==> flow/design.v <==
`timescale 1ns/10ps
module des_core (
    input         clk,           
    input         rst,           
    input         en,            
    input         start,         
    input  [63:0] data_in,       
    input  [63:0] key_in,        
    input         decrypt,       
    output [63:0] data_out,      
    output        done           
);
localparam IDLE    = 2'd0;
localparam COMPUTE = 2'd1;
localparam DONE    = 2'd2;
(* fsm_encoding = "auto" *) reg [1:0] state, state_next;
reg [3:0] round_cnt, round_cnt_next;   
reg [31:0] l_reg, l_reg_next;
reg [31:0] r_reg, r_reg_next;
reg [63:0] output_reg, output_reg_next;
reg done_reg, done_reg_next;
reg [27:0] c_reg, c_reg_next;
reg [27:0] d_reg, d_reg_next;
reg [47:0] current_subkey_reg, current_subkey_next;
reg decrypt_reg, decrypt_reg_next;
function automatic [63:0] initial_permutation;
    input [63:0] data;
    begin
        initial_permutation = {
            data[6], data[14], data[22], data[30], data[38], data[46], data[54], data[62],
            data[4], data[12], data[20], data[28], data[36], data[44], data[52], data[60],
            data[2], data[10], data[18], data[26], data[34], data[42], data[50], data[58],
            data[0], data[8], data[16], data[24], data[32], data[40], data[48], data[56],
            data[7], data[15], data[23], data[31], data[39], data[47], data[55], data[63],
            data[5], data[13], data[21], data[29], data[37], data[45], data[53], data[61],
            data[3], data[11], data[19], data[27], data[35], data[43], data[51], data[59],
            data[1], data[9], data[17], data[25], data[33], data[41], data[49], data[57]
        };
    end
endfunction
function automatic [63:0] final_permutation;
    input [63:0] data;
    begin
        final_permutation = {
            data[24], data[56], data[16], data[48], data[8], data[40], data[0], data[32],
            data[25], data[57], data[17], data[49], data[9], data[41], data[1], data[33],
            data[26], data[58], data[18], data[50], data[10], data[42], data[2], data[34],
            data[27], data[59], data[19], data[51], data[11], data[43], data[3], data[35],
            data[28], data[60], data[20], data[52], data[12], data[44], data[4], data[36],
            data[29], data[61], data[21], data[53], data[13], data[45], data[5], data[37],
            data[30], data[62], data[22], data[54], data[14], data[46], data[6], data[38],
            data[31], data[63], data[23], data[55], data[15], data[47], data[7], data[39]
        };
    end
endfunction
function automatic [55:0] pc1;
    input [63:0] key;
    begin
        pc1 = {
            key[7], key[15], key[23], key[31], key[39], key[47], key[55],
            key[63], key[6], key[14], key[22], key[30], key[38], key[46],
            key[54], key[62], key[5], key[13], key[21], key[29], key[37],
            key[45], key[53], key[61], key[4], key[12], key[20], key[28],
            key[1], key[9], key[17], key[25], key[33], key[41], key[49],
            key[57], key[2], key[10], key[18], key[26], key[34], key[42],
            key[50], key[58], key[3], key[11], key[19], key[27], key[35],
            key[43], key[51], key[59], key[36], key[44], key[52], key[60]
        };
    end
endfunction
function automatic [47:0] pc2;
    input [55:0] key;
    begin
        pc2 = {
            key[42], key[39], key[45], key[32], key[55], key[51],
            key[53], key[28], key[41], key[50], key[35], key[46],
            key[33], key[37], key[44], key[52], key[30], key[48],
            key[40], key[49], key[29], key[36], key[43], key[54],
            key[15], key[4], key[25], key[19], key[9], key[1],
            key[26], key[16], key[5], key[11], key[23], key[8],
            key[12], key[7], key[17], key[0], key[22], key[3],
            key[10], key[14], key[6], key[20], key[27], key[24]
        };
    end
endfunction
function automatic [27:0] rotate_left28;
    input [27:0] value;
    input [1:0] amount;
    begin
        case (amount)
            2'd1: rotate_left28 = {value[26:0], value[27]};
            2'd2: rotate_left28 = {value[25:0], value[27:26]};
            default: rotate_left28 = value;
        endcase
    end
endfunction
function automatic [27:0] rotate_right28;
    input [27:0] value;
    input [1:0] amount;
    begin
        case (amount)
            2'd1: rotate_right28 = {value[0], value[27:1]};
            2'd2: rotate_right28 = {value[1:0], value[27:2]};
            default: rotate_right28 = value;
        endcase
    end
endfunction
function automatic [1:0] shift_amount;
    input [3:0] round_index;
    begin
        case (round_index)
            4'd0,
            4'd1,
            4'd8,
            4'd15: shift_amount = 2'd1;
            default: shift_amount = 2'd2;
        endcase
    end
endfunction
function automatic [55:0] compute_cd_after_16_shifts;
    input [55:0] cd_in;
    reg [27:0] c_tmp;
    reg [27:0] d_tmp;
    integer idx;
    begin
        c_tmp = cd_in[55:28];
        d_tmp = cd_in[27:0];
        for (idx = 0; idx < 16; idx = idx + 1) begin
            c_tmp = rotate_left28(c_tmp, shift_amount(idx[3:0]));
            d_tmp = rotate_left28(d_tmp, shift_amount(idx[3:0]));
        end
        compute_cd_after_16_shifts = {c_tmp, d_tmp};
    end
endfunction
function automatic [47:0] expansion;
    input [31:0] data;
    begin
        expansion = {
            data[0], data[31], data[30], data[29], data[28], data[27],
            data[28], data[27], data[26], data[25], data[24], data[23],
            data[24], data[23], data[22], data[21], data[20], data[19],
            data[20], data[19], data[18], data[17], data[16], data[15],
            data[16], data[15], data[14], data[13], data[12], data[11],
            data[12], data[11], data[10], data[9], data[8], data[7],
            data[8], data[7], data[6], data[5], data[4], data[3],
            data[4], data[3], data[2], data[1], data[0], data[31]
        };
    end
endfunction
function automatic [3:0] sbox1;
    input [5:0] data;
    reg [1:0] row;
    reg [3:0] col;
    begin
        row = {data[5], data[0]};
        col = data[4:1];
        case ({row, col})
            6'h00: sbox1 = 4'hE; 6'h01: sbox1 = 4'h4; 6'h02: sbox1 = 4'hD; 6'h03: sbox1 = 4'h1;
            6'h04: sbox1 = 4'h2; 6'h05: sbox1 = 4'hF; 6'h06: sbox1 = 4'hB; 6'h07: sbox1 = 4'h8;
            6'h08: sbox1 = 4'h3; 6'h09: sbox1 = 4'hA; 6'h0A: sbox1 = 4'h6; 6'h0B: sbox1 = 4'hC;
            6'h0C: sbox1 = 4'h5; 6'h0D: sbox1 = 4'h9; 6'h0E: sbox1 = 4'h0; 6'h0F: sbox1 = 4'h7;
            6'h10: sbox1 = 4'h0; 6'h11: sbox1 = 4'hF; 6'h12: sbox1 = 4'h7; 6'h13: sbox1 = 4'h4;
            6'h14: sbox1 = 4'hE; 6'h15: sbox1 = 4'h2; 6'h16: sbox1 = 4'hD; 6'h17: sbox1 = 4'h1;
            6'h18: sbox1 = 4'hA; 6'h19: sbox1 = 4'h6; 6'h1A: sbox1 = 4'hC; 6'h1B: sbox1 = 4'hB;
            6'h1C: sbox1 = 4'h9; 6'h1D: sbox1 = 4'h5; 6'h1E: sbox1 = 4'h3; 6'h1F: sbox1 = 4'h8;
            6'h20: sbox1 = 4'h4; 6'h21: sbox1 = 4'h1; 6'h22: sbox1 = 4'hE; 6'h23: sbox1 = 4'h8;
            6'h24: sbox1 = 4'hD; 6'h25: sbox1 = 4'h6; 6'h26: sbox1 = 4'h2; 6'h27: sbox1 = 4'hB;
            6'h28: sbox1 = 4'hF; 6'h29: sbox1 = 4'hC; 6'h2A: sbox1 = 4'h9; 6'h2B: sbox1 = 4'h7;
            6'h2C: sbox1 = 4'h3; 6'h2D: sbox1 = 4'hA; 6'h2E: sbox1 = 4'h5; 6'h2F: sbox1 = 4'h0;
            6'h30: sbox1 = 4'hF; 6'h31: sbox1 = 4'hC; 6'h32: sbox1 = 4'h8; 6'h33: sbox1 = 4'h2;
            6'h34: sbox1 = 4'h4; 6'h35: sbox1 = 4'h9; 6'h36: sbox1 = 4'h1; 6'h37: sbox1 = 4'h7;
            6'h38: sbox1 = 4'h5; 6'h39: sbox1 = 4'hB; 6'h3A: sbox1 = 4'h3; 6'h3B: sbox1 = 4'hE;
            6'h3C: sbox1 = 4'hA; 6'h3D: sbox1 = 4'h0; 6'h3E: sbox1 = 4'h6; 6'h3F: sbox1 = 4'hD;
        endcase
    end
endfunction
function automatic [3:0] sbox2;
    input [5:0] data;
    reg [1:0] row;
    reg [3:0] col;
    begin
        row = {data[5], data[0]};
        col = data[4:1];
        case ({row, col})
            6'h00: sbox2 = 4'hF; 6'h01: sbox2 = 4'h1; 6'h02: sbox2 = 4'h8; 6'h03: sbox2 = 4'hE;
            6'h04: sbox2 = 4'h6; 6'h05: sbox2 = 4'hB; 6'h06: sbox2 = 4'h3; 6'h07: sbox2 = 4'h4;
            6'h08: sbox2 = 4'h9; 6'h09: sbox2 = 4'h7; 6'h0A: sbox2 = 4'h2; 6'h0B: sbox2 = 4'hD;
            6'h0C: sbox2 = 4'hC; 6'h0D: sbox2 = 4'h0; 6'h0E: sbox2 = 4'h5; 6'h0F: sbox2 = 4'hA;
            6'h10: sbox2 = 4'h3; 6'h11: sbox2 = 4'hD; 6'h12: sbox2 = 4'h4; 6'h13: sbox2 = 4'h7;
            6'h14: sbox2 = 4'hF; 6'h15: sbox2 = 4'h2; 6'h16: sbox2 = 4'h8; 6'h17: sbox2 = 4'hE;
            6'h18: sbox2 = 4'hC; 6'h19: sbox2 = 4'h0; 6'h1A: sbox2 = 4'h1; 6'h1B: sbox2 = 4'hA;
            6'h1C: sbox2 = 4'h6; 6'h1D: sbox2 = 4'h9; 6'h1E: sbox2 = 4'hB; 6'h1F: sbox2 = 4'h5;
            6'h20: sbox2 = 4'h0; 6'h21: sbox2 = 4'hE; 6'h22: sbox2 = 4'h7; 6'h23: sbox2 = 4'hB;
            6'h24: sbox2 = 4'hA; 6'h25: sbox2 = 4'h4; 6'h26: sbox2 = 4'hD; 6'h27: sbox2 = 4'h1;
            6'h28: sbox2 = 4'h5; 6'h29: sbox2 = 4'h8; 6'h2A: sbox2 = 4'hC; 6'h2B: sbox2 = 4'h6;
            6'h2C: sbox2 = 4'h9; 6'h2D: sbox2 = 4'h3; 6'h2E: sbox2 = 4'h2; 6'h2F: sbox2 = 4'hF;
            6'h30: sbox2 = 4'hD; 6'h31: sbox2 = 4'h8; 6'h32: sbox2 = 4'hA; 6'h33: sbox2 = 4'h1;
            6'h34: sbox2 = 4'h3; 6'h35: sbox2 = 4'hF; 6'h36: sbox2 = 4'h4; 6'h37: sbox2 = 4'h2;
            6'h38: sbox2 = 4'hB; 6'h39: sbox2 = 4'h6; 6'h3A: sbox2 = 4'h7; 6'h3B: sbox2 = 4'hC;
            6'h3C: sbox2 = 4'h0; 6'h3D: sbox2 = 4'h5; 6'h3E: sbox2 = 4'hE; 6'h3F: sbox2 = 4'h9;
        endcase
    end
endfunction
function automatic [3:0] sbox3;
    input [5:0] data;
    reg [1:0] row;
    reg [3:0] col;
    begin
        row = {data[5], data[0]};
        col = data[4:1];
        case ({row, col})
            6'h00: sbox3 = 4'hA; 6'h01: sbox3 = 4'h0; 6'h02: sbox3 = 4'h9; 6'h03: sbox3 = 4'hE;
            6'h04: sbox3 = 4'h6; 6'h05: sbox3 = 4'h3; 6'h06: sbox3 = 4'hF; 6'h07: sbox3 = 4'h5;
            6'h08: sbox3 = 4'h1; 6'h09: sbox3 = 4'hD; 6'h0A: sbox3 = 4'hC; 6'h0B: sbox3 = 4'h7;
            6'h0C: sbox3 = 4'hB; 6'h0D: sbox3 = 4'h4; 6'h0E: sbox3 = 4'h2; 6'h0F: sbox3 = 4'h8;
            6'h10: sbox3 = 4'hD; 6'h11: sbox3 = 4'h7; 6'h12: sbox3 = 4'h0; 6'h13: sbox3 = 4'h9;
            6'h14: sbox3 = 4'h3; 6'h15: sbox3 = 4'h4; 6'h16: sbox3 = 4'h6; 6'h17: sbox3 = 4'hA;
            6'h18: sbox3 = 4'h2; 6'h19: sbox3 = 4'h8; 6'h1A: sbox3 = 4'h5; 6'h1B: sbox3 = 4'hE;
            6'h1C: sbox3 = 4'hC; 6'h1D: sbox3 = 4'hB; 6'h1E: sbox3 = 4'hF; 6'h1F: sbox3 = 4'h1;
            6'h20: sbox3 = 4'hD; 6'h21: sbox3 = 4'h6; 6'h22: sbox3 = 4'h4; 6'h23: sbox3 = 4'h9;
            6'h24: sbox3 = 4'h8; 6'h25: sbox3 = 4'hF; 6'h26: sbox3 = 4'h3; 6'h27: sbox3 = 4'h0;
            6'h28: sbox3 = 4'hB; 6'h29: sbox3 = 4'h1; 6'h2A: sbox3 = 4'h2; 6'h2B: sbox3 = 4'hC;
            6'h2C: sbox3 = 4'h5; 6'h2D: sbox3 = 4'hA; 6'h2E: sbox3 = 4'hE; 6'h2F: sbox3 = 4'h7;
            6'h30: sbox3 = 4'h1; 6'h31: sbox3 = 4'hA; 6'h32: sbox3 = 4'hD; 6'h33: sbox3 = 4'h0;
            6'h34: sbox3 = 4'h6; 6'h35: sbox3 = 4'h9; 6'h36: sbox3 = 4'h8; 6'h37: sbox3 = 4'h7;
            6'h38: sbox3 = 4'h4; 6'h39: sbox3 = 4'hF; 6'h3A: sbox3 = 4'hE; 6'h3B: sbox3 = 4'h3;
            6'h3C: sbox3 = 4'hB; 6'h3D: sbox3 = 4'h5; 6'h3E: sbox3 = 4'h2; 6'h3F: sbox3 = 4'hC;
        endcase
    end
endfunction
function automatic [3:0] sbox4;
    input [5:0] data;
    reg [1:0] row;
    reg [3:0] col;
    begin
        row = {data[5], data[0]};
        col = data[4:1];
        case ({row, col})
            6'h00: sbox4 = 4'h7; 6'h01: sbox4 = 4'hD; 6'h02: sbox4 = 4'hE; 6'h03: sbox4 = 4'h3;
            6'h04: sbox4 = 4'h0; 6'h05: sbox4 = 4'h6; 6'h06: sbox4 = 4'h9; 6'h07: sbox4 = 4'hA;
            6'h08: sbox4 = 4'h1; 6'h09: sbox4 = 4'h2; 6'h0A: sbox4 = 4'h8; 6'h0B: sbox4 = 4'h5;
            6'h0C: sbox4 = 4'hB; 6'h0D: sbox4 = 4'hC; 6'h0E: sbox4 = 4'h4; 6'h0F: sbox4 = 4'hF;
            6'h10: sbox4 = 4'hD; 6'h11: sbox4 = 4'h8; 6'h12: sbox4 = 4'hB; 6'h13: sbox4 = 4'h5;
            6'h14: sbox4 = 4'h6; 6'h15: sbox4 = 4'hF; 6'h16: sbox4 = 4'h0; 6'h17: sbox4 = 4'h3;
            6'h18: sbox4 = 4'h4; 6'h19: sbox4 = 4'h7; 6'h1A: sbox4 = 4'h2; 6'h1B: sbox4 = 4'hC;
            6'h1C: sbox4 = 4'h1; 6'h1D: sbox4 = 4'hA; 6'h1E: sbox4 = 4'hE; 6'h1F: sbox4 = 4'h9;
            6'h20: sbox4 = 4'hA; 6'h21: sbox4 = 4'h6; 6'h22: sbox4 = 4'h9; 6'h23: sbox4 = 4'h0;
            6'h24: sbox4 = 4'hC; 6'h25: sbox4 = 4'hB; 6'h26: sbox4 = 4'h7; 6'h27: sbox4 = 4'hD;
            6'h28: sbox4 = 4'hF; 6'h29: sbox4 = 4'h1; 6'h2A: sbox4 = 4'h3; 6'h2B: sbox4 = 4'hE;
            6'h2C: sbox4 = 4'h5; 6'h2D: sbox4 = 4'h2; 6'h2E: sbox4 = 4'h8; 6'h2F: sbox4 = 4'h4;
            6'h30: sbox4 = 4'h3; 6'h31: sbox4 = 4'hF; 6'h32: sbox4 = 4'h0; 6'h33: sbox4 = 4'h6;
            6'h34: sbox4 = 4'hA; 6'h35: sbox4 = 4'h1; 6'h36: sbox4 = 4'hD; 6'h37: sbox4 = 4'h8;
            6'h38: sbox4 = 4'h9; 6'h39: sbox4 = 4'h4; 6'h3A: sbox4 = 4'h5; 6'h3B: sbox4 = 4'hB;
            6'h3C: sbox4 = 4'hC; 6'h3D: sbox4 = 4'h7; 6'h3E: sbox4 = 4'h2; 6'h3F: sbox4 = 4'hE;
        endcase
    end
endfunction
function automatic [3:0] sbox5;
    input [5:0] data;
    reg [1:0] row;
    reg [3:0] col;
    begin
        row = {data[5], data[0]};
        col = data[4:1];
        case ({row, col})
            6'h00: sbox5 = 4'h2; 6'h01: sbox5 = 4'hC; 6'h02: sbox5 = 4'h4; 6'h03: sbox5 = 4'h1;
            6'h04: sbox5 = 4'h7; 6'h05: sbox5 = 4'hA; 6'h06: sbox5 = 4'hB; 6'h07: sbox5 = 4'h6;
            6'h08: sbox5 = 4'h8; 6'h09: sbox5 = 4'h5; 6'h0A: sbox5 = 4'h3; 6'h0B: sbox5 = 4'hF;
            6'h0C: sbox5 = 4'hD; 6'h0D: sbox5 = 4'h0; 6'h0E: sbox5 = 4'hE; 6'h0F: sbox5 = 4'h9;
            6'h10: sbox5 = 4'hE; 6'h11: sbox5 = 4'hB; 6'h12: sbox5 = 4'h2; 6'h13: sbox5 = 4'hC;
            6'h14: sbox5 = 4'h4; 6'h15: sbox5 = 4'h7; 6'h16: sbox5 = 4'hD; 6'h17: sbox5 = 4'h1;
            6'h18: sbox5 = 4'h5; 6'h19: sbox5 = 4'h0; 6'h1A: sbox5 = 4'hF; 6'h1B: sbox5 = 4'hA;
            6'h1C: sbox5 = 4'h3; 6'h1D: sbox5 = 4'h9; 6'h1E: sbox5 = 4'h8; 6'h1F: sbox5 = 4'h6;
            6'h20: sbox5 = 4'h4; 6'h21: sbox5 = 4'h2; 6'h22: sbox5 = 4'h1; 6'h23: sbox5 = 4'hB;
            6'h24: sbox5 = 4'hA; 6'h25: sbox5 = 4'hD; 6'h26: sbox5 = 4'h7; 6'h27: sbox5 = 4'h8;
            6'h28: sbox5 = 4'hF; 6'h29: sbox5 = 4'h9; 6'h2A: sbox5 = 4'hC; 6'h2B: sbox5 = 4'h5;
            6'h2C: sbox5 = 4'h6; 6'h2D: sbox5 = 4'h3; 6'h2E: sbox5 = 4'h0; 6'h2F: sbox5 = 4'hE;
            6'h30: sbox5 = 4'hB; 6'h31: sbox5 = 4'h8; 6'h32: sbox5 = 4'hC; 6'h33: sbox5 = 4'h7;
            6'h34: sbox5 = 4'h1; 6'h35: sbox5 = 4'hE; 6'h36: sbox5 = 4'h2; 6'h37: sbox5 = 4'hD;
            6'h38: sbox5 = 4'h6; 6'h39: sbox5 = 4'hF; 6'h3A: sbox5 = 4'h0; 6'h3B: sbox5 = 4'h9;
            6'h3C: sbox5 = 4'hA; 6'h3D: sbox5 = 4'h4; 6'h3E: sbox5 = 4'h5; 6'h3F: sbox5 = 4'h3;
        endcase
    end
endfunction
function automatic [3:0] sbox6;
    input [5:0] data;
    reg [1:0] row;
    reg [3:0] col;
    begin
        row = {data[5], data[0]};
        col = data[4:1];
        case ({row, col})
            6'h00: sbox6 = 4'hC; 6'h01: sbox6 = 4'h1; 6'h02: sbox6 = 4'hA; 6'h03: sbox6 = 4'hF;
            6'h04: sbox6 = 4'h9; 6'h05: sbox6 = 4'h2; 6'h06: sbox6 = 4'h6; 6'h07: sbox6 = 4'h8;
            6'h08: sbox6 = 4'h0; 6'h09: sbox6 = 4'hD; 6'h0A: sbox6 = 4'h3; 6'h0B: sbox6 = 4'h4;
            6'h0C: sbox6 = 4'hE; 6'h0D: sbox6 = 4'h7; 6'h0E: sbox6 = 4'h5; 6'h0F: sbox6 = 4'hB;
            6'h10: sbox6 = 4'hA; 6'h11: sbox6 = 4'hF; 6'h12: sbox6 = 4'h4; 6'h13: sbox6 = 4'h2;
            6'h14: sbox6 = 4'h7; 6'h15: sbox6 = 4'hC; 6'h16: sbox6 = 4'h9; 6'h17: sbox6 = 4'h5;
            6'h18: sbox6 = 4'h6; 6'h19: sbox6 = 4'h1; 6'h1A: sbox6 = 4'hD; 6'h1B: sbox6 = 4'hE;
            6'h1C: sbox6 = 4'h0; 6'h1D: sbox6 = 4'hB; 6'h1E: sbox6 = 4'h3; 6'h1F: sbox6 = 4'h8;
            6'h20: sbox6 = 4'h9; 6'h21: sbox6 = 4'hE; 6'h22: sbox6 = 4'hF; 6'h23: sbox6 = 4'h5;
            6'h24: sbox6 = 4'h2; 6'h25: sbox6 = 4'h8; 6'h26: sbox6 = 4'hC; 6'h27: sbox6 = 4'h3;
            6'h28: sbox6 = 4'h7; 6'h29: sbox6 = 4'h0; 6'h2A: sbox6 = 4'h4; 6'h2B: sbox6 = 4'hA;
            6'h2C: sbox6 = 4'h1; 6'h2D: sbox6 = 4'hD; 6'h2E: sbox6 = 4'hB; 6'h2F: sbox6 = 4'h6;
            6'h30: sbox6 = 4'h4; 6'h31: sbox6 = 4'h3; 6'h32: sbox6 = 4'h2; 6'h33: sbox6 = 4'hC;
            6'h34: sbox6 = 4'h9; 6'h35: sbox6 = 4'h5; 6'h36: sbox6 = 4'hF; 6'h37: sbox6 = 4'hA;
            6'h38: sbox6 = 4'hB; 6'h39: sbox6 = 4'hE; 6'h3A: sbox6 = 4'h1; 6'h3B: sbox6 = 4'h7;
            6'h3C: sbox6 = 4'h6; 6'h3D: sbox6 = 4'h0; 6'h3E: sbox6 = 4'h8; 6'h3F: sbox6 = 4'hD;
        endcase
    end
endfunction
function automatic [3:0] sbox7;
    input [5:0] data;
    reg [1:0] row;
    reg [3:0] col;
    begin
        row = {data[5], data[0]};
        col = data[4:1];
        case ({row, col})
            6'h00: sbox7 = 4'h4; 6'h01: sbox7 = 4'hB; 6'h02: sbox7 = 4'h2; 6'h03: sbox7 = 4'hE;
            6'h04: sbox7 = 4'hF; 6'h05: sbox7 = 4'h0; 6'h06: sbox7 = 4'h8; 6'h07: sbox7 = 4'hD;
            6'h08: sbox7 = 4'h3; 6'h09: sbox7 = 4'hC; 6'h0A: sbox7 = 4'h9; 6'h0B: sbox7 = 4'h7;
            6'h0C: sbox7 = 4'h5; 6'h0D: sbox7 = 4'hA; 6'h0E: sbox7 = 4'h6; 6'h0F: sbox7 = 4'h1;
            6'h10: sbox7 = 4'hD; 6'h11: sbox7 = 4'h0; 6'h12: sbox7 = 4'hB; 6'h13: sbox7 = 4'h7;
            6'h14: sbox7 = 4'h4; 6'h15: sbox7 = 4'h9; 6'h16: sbox7 = 4'h1; 6'h17: sbox7 = 4'hA;
            6'h18: sbox7 = 4'hE; 6'h19: sbox7 = 4'h3; 6'h1A: sbox7 = 4'h5; 6'h1B: sbox7 = 4'hC;
            6'h1C: sbox7 = 4'h2; 6'h1D: sbox7 = 4'hF; 6'h1E: sbox7 = 4'h8; 6'h1F: sbox7 = 4'h6;
            6'h20: sbox7 = 4'h1; 6'h21: sbox7 = 4'h4; 6'h22: sbox7 = 4'hB; 6'h23: sbox7 = 4'hD;
            6'h24: sbox7 = 4'hC; 6'h25: sbox7 = 4'h3; 6'h26: sbox7 = 4'h7; 6'h27: sbox7 = 4'hE;
            6'h28: sbox7 = 4'hA; 6'h29: sbox7 = 4'hF; 6'h2A: sbox7 = 4'h6; 6'h2B: sbox7 = 4'h8;
            6'h2C: sbox7 = 4'h0; 6'h2D: sbox7 = 4'h5; 6'h2E: sbox7 = 4'h9; 6'h2F: sbox7 = 4'h2;
            6'h30: sbox7 = 4'h6; 6'h31: sbox7 = 4'hB; 6'h32: sbox7 = 4'hD; 6'h33: sbox7 = 4'h8;
            6'h34: sbox7 = 4'h1; 6'h35: sbox7 = 4'h4; 6'h36: sbox7 = 4'hA; 6'h37: sbox7 = 4'h7;
            6'h38: sbox7 = 4'h9; 6'h39: sbox7 = 4'h5; 6'h3A: sbox7 = 4'h0; 6'h3B: sbox7 = 4'hF;
            6'h3C: sbox7 = 4'hE; 6'h3D: sbox7 = 4'h2; 6'h3E: sbox7 = 4'h3; 6'h3F: sbox7 = 4'hC;
        endcase
    end
endfunction
function automatic [3:0] sbox8;
    input [5:0] data;
    reg [1:0] row;
    reg [3:0] col;
    begin
        row = {data[5], data[0]};
        col = data[4:1];
        case ({row, col})
            6'h00: sbox8 = 4'hD; 6'h01: sbox8 = 4'h2; 6'h02: sbox8 = 4'h8; 6'h03: sbox8 = 4'h4;
            6'h04: sbox8 = 4'h6; 6'h05: sbox8 = 4'hF; 6'h06: sbox8 = 4'hB; 6'h07: sbox8 = 4'h1;
            6'h08: sbox8 = 4'hA; 6'h09: sbox8 = 4'h9; 6'h0A: sbox8 = 4'h3; 6'h0B: sbox8 = 4'hE;
            6'h0C: sbox8 = 4'h5; 6'h0D: sbox8 = 4'h0; 6'h0E: sbox8 = 4'hC; 6'h0F: sbox8 = 4'h7;
            6'h10: sbox8 = 4'h1; 6'h11: sbox8 = 4'hF; 6'h12: sbox8 = 4'hD; 6'h13: sbox8 = 4'h8;
            6'h14: sbox8 = 4'hA; 6'h15: sbox8 = 4'h3; 6'h16: sbox8 = 4'h7; 6'h17: sbox8 = 4'h4;
            6'h18: sbox8 = 4'hC; 6'h19: sbox8 = 4'h5; 6'h1A: sbox8 = 4'h6; 6'h1B: sbox8 = 4'hB;
            6'h1C: sbox8 = 4'h0; 6'h1D: sbox8 = 4'hE; 6'h1E: sbox8 = 4'h9; 6'h1F: sbox8 = 4'h2;
            6'h20: sbox8 = 4'h7; 6'h21: sbox8 = 4'hB; 6'h22: sbox8 = 4'h4; 6'h23: sbox8 = 4'h1;
            6'h24: sbox8 = 4'h9; 6'h25: sbox8 = 4'hC; 6'h26: sbox8 = 4'hE; 6'h27: sbox8 = 4'h2;
            6'h28: sbox8 = 4'h0; 6'h29: sbox8 = 4'h6; 6'h2A: sbox8 = 4'hA; 6'h2B: sbox8 = 4'hD;
            6'h2C: sbox8 = 4'hF; 6'h2D: sbox8 = 4'h3; 6'h2E: sbox8 = 4'h5; 6'h2F: sbox8 = 4'h8;
            6'h30: sbox8 = 4'h2; 6'h31: sbox8 = 4'h1; 6'h32: sbox8 = 4'hE; 6'h33: sbox8 = 4'h7;
            6'h34: sbox8 = 4'h4; 6'h35: sbox8 = 4'hA; 6'h36: sbox8 = 4'h8; 6'h37: sbox8 = 4'hD;
            6'h38: sbox8 = 4'hF; 6'h39: sbox8 = 4'hC; 6'h3A: sbox8 = 4'h9; 6'h3B: sbox8 = 4'h0;
            6'h3C: sbox8 = 4'h3; 6'h3D: sbox8 = 4'h5; 6'h3E: sbox8 = 4'h6; 6'h3F: sbox8 = 4'hB;
        endcase
    end
endfunction
function automatic [31:0] pbox;
    input [31:0] data;
    begin
        pbox = {
            data[16], data[25], data[12], data[11], data[3], data[20], data[4], data[15],
            data[31], data[17], data[9], data[6], data[27], data[14], data[1], data[22],
            data[30], data[24], data[8], data[18], data[0], data[5], data[29], data[23],
            data[13], data[19], data[2], data[26], data[10], data[21], data[28], data[7]
        };
    end
endfunction
function automatic [31:0] f_function;
    input [31:0] r;
    input [47:0] subkey;
    reg [47:0] expanded;
    reg [47:0] xored;
    reg [31:0] sbox_out;
    begin
        expanded = expansion(r);
        xored = expanded ^ subkey;
        sbox_out = {
            sbox1(xored[47:42]),
            sbox2(xored[41:36]),
            sbox3(xored[35:30]),
            sbox4(xored[29:24]),
            sbox5(xored[23:18]),
            sbox6(xored[17:12]),
            sbox7(xored[11:6]),
            sbox8(xored[5:0])
        };
        f_function = pbox(sbox_out);
    end
endfunction
wire [55:0] pc1_key;
wire [55:0] decrypt_cd_seed;
wire [27:0] c_seed_wire;
wire [27:0] d_seed_wire;
assign pc1_key = pc1(key_in);
assign decrypt_cd_seed = compute_cd_after_16_shifts(pc1_key);
assign c_seed_wire = pc1_key[55:28];
assign d_seed_wire = pc1_key[27:0];
wire [63:0] ip_data;
wire [31:0] f_out;
assign ip_data = initial_permutation(data_in);
assign f_out = f_function(r_reg, current_subkey_reg);
always @(*) begin
    state_next = state;
    round_cnt_next = round_cnt;
    l_reg_next = l_reg;
    r_reg_next = r_reg;
    output_reg_next = output_reg;
    done_reg_next = 1'b0;
    c_reg_next = c_reg;
    d_reg_next = d_reg;
    current_subkey_next = current_subkey_reg;
    decrypt_reg_next = decrypt_reg;
    case (state)
        IDLE: begin
            if (start) begin
                decrypt_reg_next = decrypt;
                l_reg_next = ip_data[63:32];
                r_reg_next = ip_data[31:0];
                round_cnt_next = 4'd0;
                if (decrypt) begin
                    c_reg_next = decrypt_cd_seed[55:28];
                    d_reg_next = decrypt_cd_seed[27:0];
                end else begin
                    c_reg_next = rotate_left28(c_seed_wire, shift_amount(4'd0));
                    d_reg_next = rotate_left28(d_seed_wire, shift_amount(4'd0));
                end
                current_subkey_next = pc2({c_reg_next, d_reg_next});
                state_next = COMPUTE;
            end
        end
        COMPUTE: begin
            if (round_cnt < 4'd15) begin
                l_reg_next = r_reg;
                r_reg_next = l_reg ^ f_out;
                round_cnt_next = round_cnt + 4'd1;
                if (!decrypt_reg) begin
                    c_reg_next = rotate_left28(c_reg, shift_amount(round_cnt + 4'd1));
                    d_reg_next = rotate_left28(d_reg, shift_amount(round_cnt + 4'd1));
                end else begin
                    c_reg_next = rotate_right28(c_reg, shift_amount(4'd15 - round_cnt));
                    d_reg_next = rotate_right28(d_reg, shift_amount(4'd15 - round_cnt));
                end
                current_subkey_next = pc2({c_reg_next, d_reg_next});
            end else begin
                l_reg_next = r_reg;
                r_reg_next = l_reg ^ f_out;
                state_next = DONE;
            end
        end
        DONE: begin
            output_reg_next = final_permutation({r_reg, l_reg});
            done_reg_next = 1'b1;
            if (start) begin
                decrypt_reg_next = decrypt;
                l_reg_next = ip_data[63:32];
                r_reg_next = ip_data[31:0];
                round_cnt_next = 4'd0;
                if (decrypt) begin
                    c_reg_next = decrypt_cd_seed[55:28];
                    d_reg_next = decrypt_cd_seed[27:0];
                end else begin
                    c_reg_next = rotate_left28(c_seed_wire, shift_amount(4'd0));
                    d_reg_next = rotate_left28(d_seed_wire, shift_amount(4'd0));
                end
                current_subkey_next = pc2({c_reg_next, d_reg_next});
                state_next = COMPUTE;
            end else begin
                state_next = IDLE;
            end
        end
        default: state_next = IDLE;
    endcase
end
always @(posedge clk or posedge rst) begin
    if (rst) begin
        state <= IDLE;
        round_cnt <= 4'd0;
        l_reg <= 32'd0;
        r_reg <= 32'd0;
        output_reg <= 64'd0;
        done_reg <= 1'b0;
        c_reg <= 28'd0;
        d_reg <= 28'd0;
        current_subkey_reg <= 48'd0;
        decrypt_reg <= 1'b0;
    end else if (en) begin
        state <= state_next;
        round_cnt <= round_cnt_next;
        l_reg <= l_reg_next;
        r_reg <= r_reg_next;
        output_reg <= output_reg_next;
        done_reg <= done_reg_next;
        c_reg <= c_reg_next;
        d_reg <= d_reg_next;
        current_subkey_reg <= current_subkey_next;
        decrypt_reg <= decrypt_reg_next;
    end
end
assign data_out = output_reg;
assign done = done_reg;
endmodule
`timescale 1ns/10ps
module crc_sort_core(
    input wire clk,
    input wire rst,
    input wire en,
    input wire start,
    input wire [127:0] data_in,
    input wire [2:0] fn_sel,
    output reg [127:0] data_out,
    output reg done
);
localparam CRC_GEN = 3'b011;
localparam SORT    = 3'b100;
wire sort_start;
wire sort_en;
wire [127:0] sort_data_out;
wire sort_done;
wire crc_start;
wire crc_en;
wire [127:0] crc_data_out;
wire crc_done;
assign sort_start = (fn_sel == SORT) ? start : 1'b0;
assign crc_start  = (fn_sel == CRC_GEN) ? start : 1'b0;
assign sort_en = (fn_sel == SORT) && en;
assign crc_en  = (fn_sel == CRC_GEN) && en;
sort_core sort_inst (
    .clk(clk),
    .rst(rst),
    .en(sort_en),
    .start(sort_start),
    .data_in(data_in),
    .data_out(sort_data_out),
    .done(sort_done)
);
crc_core crc_inst (
    .clk(clk),
    .rst(rst),
    .en(crc_en),
    .start(crc_start),
    .data_in(data_in),
    .data_out(crc_data_out),
    .done(crc_done)
);
always @(*) begin
    case (fn_sel)
        SORT: begin
            data_out = sort_data_out;
            done = sort_done;
        end
        CRC_GEN: begin
            data_out = crc_data_out;
            done = crc_done;
        end
        default: begin
            data_out = 128'd0;
            done = 1'b0;
        end
    endcase
end
endmodule
module crc_core(
    input wire clk,
    input wire rst,
    input wire en,
    input wire start,
    input wire [127:0] data_in,
    output reg [127:0] data_out,
    output reg done
);
localparam [2:0] CRC_POLY = 3'b101;   
function automatic [2:0] crc_update_byte;
    input [2:0] crc_in;
    input [7:0] data_byte;
    integer idx;
    reg [2:0] crc_tmp;
    begin
        crc_tmp = crc_in;
        for (idx = 0; idx < 8; idx = idx + 1) begin
            if (crc_tmp[2] ^ data_byte[7 - idx]) begin
                crc_tmp = {crc_tmp[1:0], 1'b0} ^ CRC_POLY;
            end else begin
                crc_tmp = {crc_tmp[1:0], 1'b0};
            end
        end
        crc_update_byte = crc_tmp;
    end
endfunction
localparam IDLE = 2'd0;
localparam COMPUTE = 2'd1;
localparam DONE = 2'd2;
(* fsm_encoding = "auto" *) reg [1:0] state, state_next;
reg [2:0] crc_reg, crc_reg_next;
reg [4:0] byte_cnt, byte_cnt_next;
reg [127:0] data_reg, data_reg_next;
wire [7:0] current_byte;
assign current_byte = data_reg[127:120];
always @(*) begin
    state_next = state;
    crc_reg_next = crc_reg;
    byte_cnt_next = byte_cnt;
    data_reg_next = data_reg;
    done = 1'b0;
    case (state)
        IDLE: begin
            if (start) begin
                state_next = COMPUTE;
                crc_reg_next = 3'b000;  
                byte_cnt_next = 5'd0;
                data_reg_next = data_in;
            end
        end
        COMPUTE: begin
            if (byte_cnt < 5'd16) begin
                crc_reg_next = crc_update_byte(crc_reg, current_byte);
                data_reg_next = {data_reg[119:0], 8'd0};
                byte_cnt_next = byte_cnt + 5'd1;
            end else begin
                state_next = DONE;
            end
        end
        DONE: begin
            done = 1'b1;
            state_next = IDLE;
        end
        default: begin
            state_next = IDLE;
        end
    endcase
end
always @(*) begin
    data_out = {125'd0, crc_reg};
end
always @(posedge clk or posedge rst) begin
    if (rst) begin
        state <= IDLE;
        crc_reg <= 3'b000;
        byte_cnt <= 5'd0;
        data_reg <= 128'd0;
    end else if (en) begin
        state <= state_next;
        crc_reg <= crc_reg_next;
        byte_cnt <= byte_cnt_next;
        data_reg <= data_reg_next;
    end
end
endmodule
module sort_core(
    input wire clk,
    input wire rst,
    input wire en,
    input wire start,
    input wire [127:0] data_in,
    output reg [127:0] data_out,
    output reg done
);
localparam IDLE = 2'd0;
localparam SORT = 2'd1;
localparam DONE = 2'd2;
(* fsm_encoding = "auto" *) reg [1:0] state, state_next;
reg [4:0] cycle_cnt, cycle_cnt_next;
reg [7:0] sort_array [0:15];
reg [7:0] sort_array_next [0:15];
integer i;
always @(*) begin
    state_next = state;
    cycle_cnt_next = cycle_cnt;
    done = 1'b0;
    for (i = 0; i < 16; i = i + 1) begin
        sort_array_next[i] = sort_array[i];
    end
    case (state)
        IDLE: begin
            if (start) begin
                state_next = SORT;
                cycle_cnt_next = 5'd0;
                sort_array_next[0]  = data_in[7:0];
                sort_array_next[1]  = data_in[15:8];
                sort_array_next[2]  = data_in[23:16];
                sort_array_next[3]  = data_in[31:24];
                sort_array_next[4]  = data_in[39:32];
                sort_array_next[5]  = data_in[47:40];
                sort_array_next[6]  = data_in[55:48];
                sort_array_next[7]  = data_in[63:56];
                sort_array_next[8]  = data_in[71:64];
                sort_array_next[9]  = data_in[79:72];
                sort_array_next[10] = data_in[87:80];
                sort_array_next[11] = data_in[95:88];
                sort_array_next[12] = data_in[103:96];
                sort_array_next[13] = data_in[111:104];
                sort_array_next[14] = data_in[119:112];
                sort_array_next[15] = data_in[127:120];
            end
        end
        SORT: begin
            case (cycle_cnt)
                5'd0, 5'd2, 5'd4, 5'd6, 5'd8, 5'd10, 5'd12, 5'd14, 5'd16: begin
                    if (sort_array[0] < sort_array[1]) begin
                        sort_array_next[0] = sort_array[1];
                        sort_array_next[1] = sort_array[0];
                    end else begin
                        sort_array_next[0] = sort_array[0];
                        sort_array_next[1] = sort_array[1];
                    end
                    if (sort_array[2] < sort_array[3]) begin
                        sort_array_next[2] = sort_array[3];
                        sort_array_next[3] = sort_array[2];
                    end else begin
                        sort_array_next[2] = sort_array[2];
                        sort_array_next[3] = sort_array[3];
                    end
                    if (sort_array[4] < sort_array[5]) begin
                        sort_array_next[4] = sort_array[5];
                        sort_array_next[5] = sort_array[4];
                    end else begin
                        sort_array_next[4] = sort_array[4];
                        sort_array_next[5] = sort_array[5];
                    end
                    if (sort_array[6] < sort_array[7]) begin
                        sort_array_next[6] = sort_array[7];
                        sort_array_next[7] = sort_array[6];
                    end else begin
                        sort_array_next[6] = sort_array[6];
                        sort_array_next[7] = sort_array[7];
                    end
                    if (sort_array[8] < sort_array[9]) begin
                        sort_array_next[8] = sort_array[9];
                        sort_array_next[9] = sort_array[8];
                    end else begin
                        sort_array_next[8] = sort_array[8];
                        sort_array_next[9] = sort_array[9];
                    end
                    if (sort_array[10] < sort_array[11]) begin
                        sort_array_next[10] = sort_array[11];
                        sort_array_next[11] = sort_array[10];
                    end else begin
                        sort_array_next[10] = sort_array[10];
                        sort_array_next[11] = sort_array[11];
                    end
                    if (sort_array[12] < sort_array[13]) begin
                        sort_array_next[12] = sort_array[13];
                        sort_array_next[13] = sort_array[12];
                    end else begin
                        sort_array_next[12] = sort_array[12];
                        sort_array_next[13] = sort_array[13];
                    end
                    if (sort_array[14] < sort_array[15]) begin
                        sort_array_next[14] = sort_array[15];
                        sort_array_next[15] = sort_array[14];
                    end else begin
                        sort_array_next[14] = sort_array[14];
                        sort_array_next[15] = sort_array[15];
                    end
                    cycle_cnt_next = cycle_cnt + 1;
                    if (cycle_cnt == 5'd16) begin
                        state_next = DONE;
                    end
                end
                5'd1, 5'd3, 5'd5, 5'd7, 5'd9, 5'd11, 5'd13, 5'd15: begin
                    if (sort_array[1] < sort_array[2]) begin
                        sort_array_next[1] = sort_array[2];
                        sort_array_next[2] = sort_array[1];
                    end else begin
                        sort_array_next[1] = sort_array[1];
                        sort_array_next[2] = sort_array[2];
                    end
                    if (sort_array[3] < sort_array[4]) begin
                        sort_array_next[3] = sort_array[4];
                        sort_array_next[4] = sort_array[3];
                    end else begin
                        sort_array_next[3] = sort_array[3];
                        sort_array_next[4] = sort_array[4];
                    end
                    if (sort_array[5] < sort_array[6]) begin
                        sort_array_next[5] = sort_array[6];
                        sort_array_next[6] = sort_array[5];
                    end else begin
                        sort_array_next[5] = sort_array[5];
                        sort_array_next[6] = sort_array[6];
                    end
                    if (sort_array[7] < sort_array[8]) begin
                        sort_array_next[7] = sort_array[8];
                        sort_array_next[8] = sort_array[7];
                    end else begin
                        sort_array_next[7] = sort_array[7];
                        sort_array_next[8] = sort_array[8];
                    end
                    if (sort_array[9] < sort_array[10]) begin
                        sort_array_next[9] = sort_array[10];
                        sort_array_next[10] = sort_array[9];
                    end else begin
                        sort_array_next[9] = sort_array[9];
                        sort_array_next[10] = sort_array[10];
                    end
                    if (sort_array[11] < sort_array[12]) begin
                        sort_array_next[11] = sort_array[12];
                        sort_array_next[12] = sort_array[11];
                    end else begin
                        sort_array_next[11] = sort_array[11];
                        sort_array_next[12] = sort_array[12];
                    end
                    if (sort_array[13] < sort_array[14]) begin
                        sort_array_next[13] = sort_array[14];
                        sort_array_next[14] = sort_array[13];
                    end else begin
                        sort_array_next[13] = sort_array[13];
                        sort_array_next[14] = sort_array[14];
                    end
                    cycle_cnt_next = cycle_cnt + 1;
                end
                default: begin
                    state_next = DONE;
                end
            endcase
        end
        DONE: begin
            done = 1'b1;
            state_next = IDLE;
        end
        default: begin
            state_next = IDLE;
        end
    endcase
end
always @(*) begin
    data_out = {sort_array[0],  sort_array[1],  sort_array[2],  sort_array[3],
                sort_array[4],  sort_array[5],  sort_array[6],  sort_array[7],
                sort_array[8],  sort_array[9],  sort_array[10], sort_array[11],
                sort_array[12], sort_array[13], sort_array[14], sort_array[15]};
end
always @(posedge clk or posedge rst) begin
    if (rst) begin
        state <= IDLE;
        cycle_cnt <= 5'd0;
        for (i = 0; i < 16; i = i + 1) begin
            sort_array[i] <= 8'd0;
        end
    end else if (en) begin
        state <= state_next;
        cycle_cnt <= cycle_cnt_next;
        for (i = 0; i < 16; i = i + 1) begin
            sort_array[i] <= sort_array_next[i];
        end
    end
end
endmodule
`timescale 1ns/10ps
module IOTDF( clk, rst, in_en, iot_in, fn_sel, busy, valid, iot_out);
input          clk;
input          rst;
input          in_en;
input  [7:0]   iot_in;
input  [2:0]   fn_sel;
output         busy;
output         valid;
output [127:0] iot_out;
localparam DES_ENCRYPT = 3'b001;
localparam DES_DECRYPT = 3'b010;
localparam CRC_GEN     = 3'b011;
localparam SORT        = 3'b100;
localparam IDLE    = 2'd0;
localparam LOAD    = 2'd1;
(* fsm_encoding = "auto" *) reg [1:0]   current_state, next_state;
reg [3:0]   load_cnt, load_cnt_next;
reg         load_sel, load_sel_next;
reg [127:0] data_buf0, data_buf0_next;
reg [127:0] data_buf1, data_buf1_next;
reg [1:0]   buffer_full, buffer_full_next;
reg         compute_sel, compute_sel_next;
reg         compute_active, compute_active_next;
reg         busy_reg, busy_reg_next;
reg [127:0] result_reg, result_reg_next;
reg         valid_reg, valid_reg_next;
reg         des_start_reg, des_start_reg_next;
reg         crc_sort_start_reg, crc_sort_start_reg_next;
reg         des_en_reg, des_en_reg_next;
reg         crc_sort_en_reg, crc_sort_en_reg_next;
(* synopsys_clock_gating = "true" *) wire enable;
function automatic [127:0] write_byte;
    input [127:0] word_in;
    input [3:0]  byte_idx;
    input [7:0]  byte_value;
    begin
        write_byte = word_in;
        case (byte_idx)
            4'd0:  write_byte[7:0]       = byte_value;
            4'd1:  write_byte[15:8]      = byte_value;
            4'd2:  write_byte[23:16]     = byte_value;
            4'd3:  write_byte[31:24]     = byte_value;
            4'd4:  write_byte[39:32]     = byte_value;
            4'd5:  write_byte[47:40]     = byte_value;
            4'd6:  write_byte[55:48]     = byte_value;
            4'd7:  write_byte[63:56]     = byte_value;
            4'd8:  write_byte[71:64]     = byte_value;
            4'd9:  write_byte[79:72]     = byte_value;
            4'd10: write_byte[87:80]     = byte_value;
            4'd11: write_byte[95:88]     = byte_value;
            4'd12: write_byte[103:96]    = byte_value;
            4'd13: write_byte[111:104]   = byte_value;
            4'd14: write_byte[119:112]   = byte_value;
            4'd15: write_byte[127:120]   = byte_value;
            default: write_byte = word_in;
        endcase
    end
endfunction
wire [127:0] compute_data;
wire [63:0]  des_data_in;
wire [63:0]  des_key_in;
wire         des_decrypt;
wire [63:0]  des_data_out;
wire         des_done;
wire         mode_is_des;
wire         mode_is_crc_sort;
assign compute_data   = (compute_sel == 1'b0) ? data_buf0 : data_buf1;
assign mode_is_des    = (fn_sel == DES_ENCRYPT) || (fn_sel == DES_DECRYPT);
assign mode_is_crc_sort = (fn_sel == CRC_GEN) || (fn_sel == SORT);
assign des_decrypt    = (fn_sel == DES_DECRYPT);
assign des_data_in    = mode_is_des ? compute_data[63:0] : 64'd0;
assign des_key_in     = mode_is_des ? compute_data[127:64] : 64'd0;
des_core des_inst (
    .clk(clk),
    .rst(rst),
    .en(des_en_reg),
    .start(des_start_reg),
    .data_in(des_data_in),
    .key_in(des_key_in),
    .decrypt(des_decrypt),
    .data_out(des_data_out),
    .done(des_done)
);
wire [127:0] crc_sort_data_in;
wire [127:0] crc_sort_data_out;
wire         crc_sort_done;
assign crc_sort_data_in = mode_is_crc_sort ? compute_data : 128'd0;
crc_sort_core crc_sort_inst (
    .clk(clk),
    .rst(rst),
    .en(crc_sort_en_reg),
    .start(crc_sort_start_reg),
    .data_in(crc_sort_data_in),
    .fn_sel(fn_sel),
    .data_out(crc_sort_data_out),
    .done(crc_sort_done)
);
assign busy    = busy_reg;
assign valid   = valid_reg;
assign iot_out = result_reg;
always @(*) begin
    load_cnt_next = load_cnt;
    load_sel_next = load_sel;
    data_buf0_next = data_buf0;
    data_buf1_next = data_buf1;
    buffer_full_next = buffer_full;
    compute_sel_next = compute_sel;
    compute_active_next = compute_active;
    result_reg_next = result_reg;
    valid_reg_next = 1'b0;
    busy_reg_next = busy_reg;
    des_start_reg_next = 1'b0;
    crc_sort_start_reg_next = 1'b0;
    next_state = current_state;
    des_en_reg_next = des_en_reg;
    crc_sort_en_reg_next = crc_sort_en_reg;
    case (current_state)
        IDLE: begin
            if (in_en) begin
                if (!buffer_full[0]) begin
                    load_sel_next = 1'b0;
                    load_cnt_next = 4'd1;
                    data_buf0_next = write_byte(128'd0, 4'd0, iot_in);
                    next_state = LOAD;
                    busy_reg_next = 1'b0;
                end else if (!buffer_full[1]) begin
                    load_sel_next = 1'b1;
                    load_cnt_next = 4'd1;
                    data_buf1_next = write_byte(128'd0, 4'd0, iot_in);
                    next_state = LOAD;
                    busy_reg_next = 1'b0;
                end else begin
                    next_state = IDLE;
                    busy_reg_next = 1'b1;
                end
            end else begin
                next_state = IDLE;
            end
        end
        LOAD: begin
            if (in_en) begin
                next_state = LOAD;
                if (load_sel == 1'b0) begin
                    data_buf0_next = write_byte(data_buf0, load_cnt, iot_in);
                    if (load_cnt == 4'd15) begin
                        load_cnt_next = 4'd0;
                        buffer_full_next[0] = 1'b1;
                        next_state = IDLE;
                        if (buffer_full[1])
                            busy_reg_next = 1'b1;
                    end else begin
                        load_cnt_next = load_cnt + 4'd1;
                        if ((load_cnt == 4'd14) && buffer_full[1])
                            busy_reg_next = 1'b1;
                    end
                end else begin
                    data_buf1_next = write_byte(data_buf1, load_cnt, iot_in);
                    if (load_cnt == 4'd15) begin
                        load_cnt_next = 4'd0;
                        buffer_full_next[1] = 1'b1;
                        next_state = IDLE;
                        if (buffer_full[0])
                            busy_reg_next = 1'b1;
                    end else begin
                        load_cnt_next = load_cnt + 4'd1;
                        if ((load_cnt == 4'd14) && buffer_full[0])
                            busy_reg_next = 1'b1;
                    end
                end
            end else begin
                next_state = LOAD;
            end
        end
        default: begin
            next_state = IDLE;
        end
    endcase
    if (compute_active) begin
        if (mode_is_des) begin
            if (des_done) begin
                result_reg_next = {compute_data[127:64], des_data_out};
                valid_reg_next = 1'b1;
                buffer_full_next[compute_sel] = 1'b0;
                compute_active_next = 1'b0;
                busy_reg_next = 1'b0;
            end
        end else if (mode_is_crc_sort) begin
            if (crc_sort_done) begin
                result_reg_next = crc_sort_data_out;
                valid_reg_next = 1'b1;
                buffer_full_next[compute_sel] = 1'b0;
                compute_active_next = 1'b0;
                busy_reg_next = 1'b0;
            end
        end else begin
            if (des_done || crc_sort_done) begin
                buffer_full_next[compute_sel] = 1'b0;
                compute_active_next = 1'b0;
                busy_reg_next = 1'b0;
            end
        end
    end
    if (!compute_active_next) begin
        if (buffer_full_next[0] || buffer_full_next[1]) begin
            compute_sel_next = buffer_full_next[0] ? 1'b0 : 1'b1;
            compute_active_next = 1'b1;
            if (mode_is_des) begin
                des_start_reg_next = 1'b1;
            end else if (mode_is_crc_sort) begin
                crc_sort_start_reg_next = 1'b1;
            end
        end
    end
    des_en_reg_next = compute_active_next && mode_is_des;
    crc_sort_en_reg_next = compute_active_next && mode_is_crc_sort;
end
assign enable = in_en |
                      compute_active |
                      compute_active_next |
                      valid_reg |
                      valid_reg_next |
                      busy_reg |
                      busy_reg_next;
always @(posedge clk or posedge rst) begin
    if (rst) begin
        load_cnt            <= 4'd0;
        load_sel            <= 1'b0;
        data_buf0           <= 128'd0;
        data_buf1           <= 128'd0;
        buffer_full         <= 2'b00;
        compute_sel         <= 1'b0;
        compute_active      <= 1'b0;
        result_reg          <= 128'd0;
        valid_reg           <= 1'b0;
        busy_reg            <= 1'b0;
        des_start_reg       <= 1'b0;
        crc_sort_start_reg  <= 1'b0;
        des_en_reg          <= 1'b0;
        crc_sort_en_reg     <= 1'b0;
        current_state       <= IDLE;
    end else if (enable) begin
        load_cnt            <= load_cnt_next;
        load_sel            <= load_sel_next;
        data_buf0           <= data_buf0_next;
        data_buf1           <= data_buf1_next;
        buffer_full         <= buffer_full_next;
        compute_sel         <= compute_sel_next;
        compute_active      <= compute_active_next;
        result_reg          <= result_reg_next;
        valid_reg           <= valid_reg_next;
        busy_reg            <= busy_reg_next;
        des_start_reg       <= des_start_reg_next;
        crc_sort_start_reg  <= crc_sort_start_reg_next;
        des_en_reg          <= des_en_reg_next;
        crc_sort_en_reg     <= crc_sort_en_reg_next;
        current_state       <= next_state;
    end
end
endmodule
## Tool chain data of IOTDF

Module IOTDF before and after one edit of its RTL, step after step.
Lines under "unedited" count in the file above, lines under "edited" in the edited file.
"change" is "edited" less "unedited", of the values as shown.
The mark n/a stands for no value.

| inputs | value |
|---|---|
| top module | IOTDF |
| clock input | clk |
| library | sky130hd |
| timing corner | tt_025C_1v80 |

## Diff

Unified diff, file above to edited file.
This change comes from a script, not from a designer. The edited design behaves differently; no optimisation was intended.

```diff
@@ -726,5 +726,5 @@
                         sort_array_next[5] = sort_array[5];
                     end
-                    if (sort_array[6] < sort_array[7]) begin
+                    if (sort_array[6] == sort_array[7]) begin
                         sort_array_next[6] = sort_array[7];
                         sort_array_next[7] = sort_array[6];
```

## After elaboration

Yosys after proc, flatten, opt, wreduce and memory -nomap, before mapping. Print and check cells are not counted. Equal cells are merged and count once.
Memory sizes are those after Yosys's memory passes, which may raise the word count (mostly to a power of two), join words into wider ones and drop unused or constant bits.

Word-level totals:

| element | unedited | edited | change |
|---|---|---|---|
| memories kept | 8 | 8 | 0 |
| input bits | 14 | 14 | 0 |
| register bits after elaboration | 914 | 914 | 0 |
| ROM bits | 2048 | 2048 | 0 |
| output and inout bits | 130 | 130 | 0 |

Memory list:

| element | unedited | edited |
|---|---|---|
| shape (words x width / read and write ports) | 64x4 r1 w0; 64x4 r1 w0; 64x4 r1 w0; 64x4 r1 w0; 64x4 r1 w0; 64x4 r1 w0; (+2) | 64x4 r1 w0; 64x4 r1 w0; 64x4 r1 w0; 64x4 r1 w0; 64x4 r1 w0; 64x4 r1 w0; (+2) |

A list marked (+n) leaves out that many cells.

Operators by class:

| element | unedited | edited | change |
|---|---|---|---|
| equal/unequal tests | 110 | 111 | +1 |
| magnitude comparators | 17 | 16 | -1 |
| muxes and demuxes | 262 | 262 | 0 |
| reductions and logical operators | 108 | 108 | 0 |
| shifts and indexed selects | 2 | 2 | 0 |
| bitwise operators | 28 | 28 | 0 |
| add/subtract/negate cells | 6 | 6 | 0 |

Operator list:

| cell | unedited | edited | change |
|---|---|---|---|
| 8-bit less-than comparator | 15 | 14 | -1 |
| 8-bit equality test | 0 | 1 | +1 |

Operator kinds equal on both sides are left out: 76.

## Depth

Depth = most cells in a row (Yosys ltp): at word level without a register or memory, in the mapped netlist without a sequential cell, where the memories' decode and read muxes count.

Depth:

| element | unedited | edited | change |
|---|---|---|---|
| depth after elaboration | 32 | 32 | 0 |
| ABC_AREA | 0 | 0 | n/a |
| mapped depth | 12 | 12 | 0 |

## Mapped cells and area

The flow's flattened synthesis, as Yosys stat reports it; memories are mapped. The netlist is that of the ABC_AREA named above (0 if unset); the other value can give another one.

Cell types:

| type | unedited | edited | change |
|---|---|---|---|
| sky130_fd_sc_hd__o21ai_0 | 788 | 681 | -107 |
| sky130_fd_sc_hd__o21ai_1 | 13 | 116 | +103 |
| sky130_fd_sc_hd__clkbuf_1 | 366 | 333 | -33 |
| sky130_fd_sc_hd__buf_2 | 60 | 87 | +27 |
| sky130_fd_sc_hd__a21o_1 | 63 | 40 | -23 |
| sky130_fd_sc_hd__nand3_1 | 62 | 43 | -19 |
| sky130_fd_sc_hd__nand2_1 | 944 | 961 | +17 |
| sky130_fd_sc_hd__nor2_1 | 303 | 288 | -15 |
| sky130_fd_sc_hd__o2111ai_1 | 2 | 17 | +15 |
| sky130_fd_sc_hd__or3_1 | 22 | 36 | +14 |
| sky130_fd_sc_hd__buf_4 | 2 | 15 | +13 |
| sky130_fd_sc_hd__mux2_1 | 0 | 13 | +13 |
| sky130_fd_sc_hd__xor2_2 | 2 | 14 | +12 |
| sky130_fd_sc_hd__mux2i_1 | 246 | 235 | -11 |
| sky130_fd_sc_hd__and2_1 | 15 | 4 | -11 |
| sky130_fd_sc_hd__xor2_1 | 72 | 62 | -10 |
| sky130_fd_sc_hd__xnor2_1 | 74 | 65 | -9 |
| sky130_fd_sc_hd__clkbuf_8 | 9 | 0 | -9 |

Cell types equal on both sides are left out: 20.
Not every row of either side is listed.

Mapped netlist:

| element | unedited | edited | change |
|---|---|---|---|
| area of sequential cells (mm²) | 0.0217509 | 0.0217509 | 0.0000000 |
| cell count | 5594 | 5584 | -10 |
| flip-flops | 869 | 869 | 0 |
| synthesis area (mm²) | 0.0493974 | 0.0495913 | +0.0001939 |

By module: a second synthesis without flattening, with its own total; a netlist apart from the flattened one above.

Unflattened totals:

| element | unedited | edited | change |
|---|---|---|---|
| cell total of the unflattened synthesis | 5754 | 5761 | +7 |
| area total of the unflattened synthesis (mm²) | 0.0554707 | 0.0554407 | -0.0000300 |

Rows give one instance, submodules left out.

By module, unedited:

| module | cells | area (mm²) | times used |
|---|---|---|---|
| IOTDF | 1656 | 0.0196714 | 1 |
| des_core | 1994 | 0.0166685 | 1 |
| sort_core | 1216 | 0.01045 | 1 |
| crc_core | 724 | 0.0073333 | 1 |
| crc_sort_core | 164 | 0.0013475 | 1 |

By module, edited:

| module | cells | area (mm²) | times used |
|---|---|---|---|
| IOTDF | 1656 | 0.0196714 | 1 |
| des_core | 1994 | 0.0166685 | 1 |
| sort_core | 1223 | 0.01042 | 1 |
| crc_core | 724 | 0.0073333 | 1 |
| crc_sort_core | 164 | 0.0013475 | 1 |

## Path before layout

OpenSTA on the mapped netlist: ideal clock, no wires. The path of least setup slack (recovery checks aside). Input and output delay are each 20% of the period. Register names are those of the netlist, which keeps one name where synthesis merged equal registers.

Path after synthesis:

| element | unedited | edited | change |
|---|---|---|---|
| path type | input port to flip-flop | input port to flip-flop | n/a |
| from | in fn_sel[0] | in fn_sel[1] | n/a |
| to | reg crc_sort_inst.sort_inst.sort_array[12][0] | reg crc_sort_inst.sort_inst.sort_array[8][0] | n/a |
| data arrival time (ns) | 2.825 | 2.785 | -0.040 |
| slack (ns) | 2.051 | 2.087 | +0.036 |
| driving pins on the path | 8 | 10 | +2 |
| required time (ns) | 4.875 | 4.872 | -0.003 |
| period (ns) | 5.0 | 5.0 | 0.0 |
| path delay (ns) | 1.950 | 1.913 | -0.037 |
| path buffers | 1 | 3 | +2 |
| setup time (ns) | 0.125 | 0.128 | +0.003 |
| input delay (ns) | 1.000 | 1.000 | 0.000 |
| synthesis period reached (ns) | 2.949 | 2.913 | -0.036 |

"path delay" = arrival - input delay + setup time.
"driving pins on the path": output pins that drive a net of the path, with the launching flip-flop's if there is one; two outputs of one cell count as two.
"synthesis period reached" is the clock period less the worst setup slack; recovery checks do not enter. This is arithmetic on one report: input and output delays are still those of the set period (20% each).
The rows between start and end are the longest chain of elaborated cells between them; the timing report does not say that the signal goes this way. Where chains are equally long, one stands for them.
A line is the first line of the expression or statement that the cell stems from. Yosys adds cells for indexed reads and writes and turns some case tables into memories.

| on the way, after synthesis, unedited | value |
|---|---|
| path through | sky130_fd_sc_hd__nand2b_1 > sky130_fd_sc_hd__nor2_2 > sky130_fd_sc_hd__nand3_1 > sky130_fd_sc_hd__a31oi_2 > sky130_fd_sc_hd__o21ai_1 > sky130_fd_sc_hd__nor2b_1 > sky130_fd_sc_hd__buf_2 > sky130_fd_sc_hd__mux2_2 |
| cells in the longest elaborated chain | 5 |
| elaborated cells between the ends (all ways) | 10 |

Ends and longest elaborated chain, after synthesis, unedited:

| element | RTL line | RTL |
|---|---|---|
| from (decl) | 862 | `input  [2:0]   fn_sel;` |
| 3-bit by 2-bit equality test with 1-bit output | 925 | `assign mode_is_crc_sort = (fn_sel == CRC_GEN) \|\| (fn_sel == SORT);` |
| 1-bit logical OR | 925 |  |
| 128-bit 2-to-1 mux | 943 | `assign crc_sort_data_in = mode_is_crc_sort ? compute_data : 128'd0;` |
| 8-bit 2-to-1 mux | 683 | `if (start) begin` |
| 8-bit case mux with 2-bit select | 681 | `case (state)` |
| to (assign) | 845 | `sort_array[i] <= 8'd0;` |
| to (assign) | 851 | `sort_array[i] <= sort_array_next[i];` |
| to (decl) | 671 | `reg [7:0] sort_array [0:15];` |

| on the way, after synthesis, edited | value |
|---|---|
| path through | sky130_fd_sc_hd__buf_2 > sky130_fd_sc_hd__nor3b_2 > sky130_fd_sc_hd__buf_4 > sky130_fd_sc_hd__nand2_2 > sky130_fd_sc_hd__nor2_2 > sky130_fd_sc_hd__buf_4 > sky130_fd_sc_hd__o21ai_1 > sky130_fd_sc_hd__a211o_1 > sky130_fd_sc_hd__a21oi_4 > sky130_fd_sc_hd__mux2_1 |
| cells in the longest elaborated chain | 5 |
| elaborated cells between the ends (all ways) | 10 |

Ends and longest elaborated chain, after synthesis, edited:

| element | RTL line | RTL |
|---|---|---|
| from (decl) | 862 | `input  [2:0]   fn_sel;` |
| 3-bit by 2-bit equality test with 1-bit output | 925 | `assign mode_is_crc_sort = (fn_sel == CRC_GEN) \|\| (fn_sel == SORT);` |
| 1-bit logical OR | 925 |  |
| 128-bit 2-to-1 mux | 943 | `assign crc_sort_data_in = mode_is_crc_sort ? compute_data : 128'd0;` |
| 8-bit 2-to-1 mux | 683 | `if (start) begin` |
| 8-bit case mux with 2-bit select | 681 | `case (state)` |
| to (assign) | 845 | `sort_array[i] <= 8'd0;` |
| to (assign) | 851 | `sort_array[i] <= sort_array_next[i];` |
| to (decl) | 671 | `reg [7:0] sort_array [0:15];` |

## Worst path after layout

From the final timing report of each run of pair 1: the path of least setup slack in the routed layout; clock arrival at registers is part of the times.

Path post-layout:

| element | unedited | edited | change |
|---|---|---|---|
| path type | flip-flop to flip-flop | flip-flop to flip-flop | n/a |
| from | reg des_inst.current_subkey_reg[44] | reg des_inst.current_subkey_reg[13] | n/a |
| to | reg des_inst.r_reg[9] | reg des_inst.r_reg[28] | n/a |
| driving pins on the path | 11 | 10 | -1 |
| required time (ns) | 4.30 | 4.29 | -0.01 |
| slack (ns) | 0.55 | 0.49 | -0.06 |
| setup time (ns) | 0.12 | 0.13 | +0.01 |
| period (ns) | 3.74 | 3.74 | 0.00 |
| path buffers | 1 | 0 | -1 |
| data arrival time (ns) | 3.75 | 3.80 | +0.05 |

The rows between start and end are the longest chain of elaborated cells between them; the timing report does not say that the signal goes this way. Where chains are equally long, one stands for them.
A memory read counts as a cell of the chain, while the word-level depth stops at memories.

| on the way, post-layout, unedited | value |
|---|---|
| path through | sky130_fd_sc_hd__dfrtp_1 > sky130_fd_sc_hd__xor2_1 > sky130_fd_sc_hd__inv_1 > sky130_fd_sc_hd__mux2i_1 > sky130_fd_sc_hd__nor2_1 > sky130_fd_sc_hd__a2111oi_0 > sky130_fd_sc_hd__a21oi_1 > sky130_fd_sc_hd__o21ai_0 > sky130_fd_sc_hd__buf_4 > sky130_fd_sc_hd__xor2_1 > sky130_fd_sc_hd__o21ai_0 |
| cells in the longest elaborated chain | 4 |
| elaborated cells between the ends (all ways) | 4 |

Ends and longest elaborated chain, post-layout, unedited:

| element | RTL line | RTL |
|---|---|---|
| from (decl) | 24 | `reg [47:0] current_subkey_reg, current_subkey_next;` |
| from (assign) | 493 | `current_subkey_reg <= 48'd0;` |
| from (assign) | 504 | `current_subkey_reg <= current_subkey_next;` |
| 48-bit bitwise XOR | 385 | `xored = expanded ^ subkey;` |
| memory 64 x 4 bit | 157 | `case ({row, col})` |
| 32-bit bitwise XOR | 443 | `r_reg_next = l_reg ^ f_out;` |
| 32-bit case mux with 2-bit select | 422 | `case (state)` |
| to (assign) | 488 | `r_reg <= 32'd0;` |
| to (assign) | 499 | `r_reg <= r_reg_next;` |
| to (decl) | 19 | `reg [31:0] r_reg, r_reg_next;` |

| on the way, post-layout, edited | value |
|---|---|
| path through | sky130_fd_sc_hd__dfrtp_1 > sky130_fd_sc_hd__xor2_2 > sky130_fd_sc_hd__ha_1 > sky130_fd_sc_hd__a22oi_1 > sky130_fd_sc_hd__nor3_1 > sky130_fd_sc_hd__or4_1 > sky130_fd_sc_hd__a21oi_1 > sky130_fd_sc_hd__a21oi_1 > sky130_fd_sc_hd__xnor2_1 > sky130_fd_sc_hd__o21ai_0 |
| cells in the longest elaborated chain | 4 |
| elaborated cells between the ends (all ways) | 4 |

Ends and longest elaborated chain, post-layout, edited:

| element | RTL line | RTL |
|---|---|---|
| from (decl) | 24 | `reg [47:0] current_subkey_reg, current_subkey_next;` |
| from (assign) | 493 | `current_subkey_reg <= 48'd0;` |
| from (assign) | 504 | `current_subkey_reg <= current_subkey_next;` |
| 48-bit bitwise XOR | 385 | `xored = expanded ^ subkey;` |
| memory 64 x 4 bit | 292 | `case ({row, col})` |
| 32-bit bitwise XOR | 443 | `r_reg_next = l_reg ^ f_out;` |
| 32-bit case mux with 2-bit select | 422 | `case (state)` |
| to (assign) | 488 | `r_reg <= 32'd0;` |
| to (assign) | 499 | `r_reg <= r_reg_next;` |
| to (decl) | 19 | `reg [31:0] r_reg, r_reg_next;` |

## Flow runs

Both versions went through the flow (Yosys, OpenROAD) with the same settings in each pair. Constraints: input delay and output delay 20% of the set period each, output load 0.01 pF.

| flow settings, pair 1 | value |
|---|---|
| period_ns | 3.74 |
| CAP_MARGIN | 20 |
| CORE_MARGIN | 2 |
| CORE_UTILIZATION | 40 |
| SLEW_MARGIN | 20 |

Measured results, pair 1:

| element | unedited | edited | change |
|---|---|---|---|
| achieved clock period (ns) | 3.193 | 3.248 | +0.055 |
| total design power (uW) | 31839 | 20317 | -11522 |
| total die area (mm²) | 0.12632 | 0.126811 | +0.000491 |
| final design utilization (%) | 46.4 | 46.5 | +0.1 |
| area of the synthesized netlist (mm²) | 0.0493974 | 0.0495913 | +0.0001939 |
| worst setup slack after layout (ns) | 0.547 | 0.492 | -0.055 |
| total negative slack (ns) | 0.000 | 0.000 | 0.000 |
| standard-cell area of the final layout (mm²) | 0.0566518 | 0.0572899 | +0.0006381 |

| flow settings, pair 2 | value |
|---|---|
| ABC_AREA | 0 |
| CAP_MARGIN | 5 |
| CELL_PAD_IN_SITES_DETAIL_PLACEMENT | 1 |
| CELL_PAD_IN_SITES_GLOBAL_PLACEMENT | 3 |
| CORE_MARGIN | 2 |
| CORE_UTILIZATION | 22 |
| HOLD_SLACK_MARGIN | 0.09 |
| PLACE_DENSITY | 0.58 |
| SETUP_SLACK_MARGIN | 0.57 |
| period_ns | 2.64 |
| SLEW_MARGIN | 20 |

Measured results, pair 2:

| element | unedited | edited | change |
|---|---|---|---|
| achieved clock period (ns) | 2.580 | 2.626 | +0.046 |
| total design power (uW) | 52415 | 30789 | -21626 |
| total die area (mm²) | 0.228341 | 0.22923 | +0.000889 |
| final design utilization (%) | 32.1 | 31.6 | -0.5 |
| area of the synthesized netlist (mm²) | 0.0493974 | 0.0495913 | +0.0001939 |
| worst setup slack after layout (ns) | 0.060 | 0.014 | -0.046 |
| total negative slack (ns) | 0.000 | 0.000 | 0.000 |
| standard-cell area of the final layout (mm²) | 0.0715874 | 0.0709643 | -0.0006231 |

"achieved clock period" = clock period - worst setup slack. The figure is calculated, with input and output delays left at 20% of the set period.
"total design power" is the tool's figure for a default switching activity; nothing was simulated.
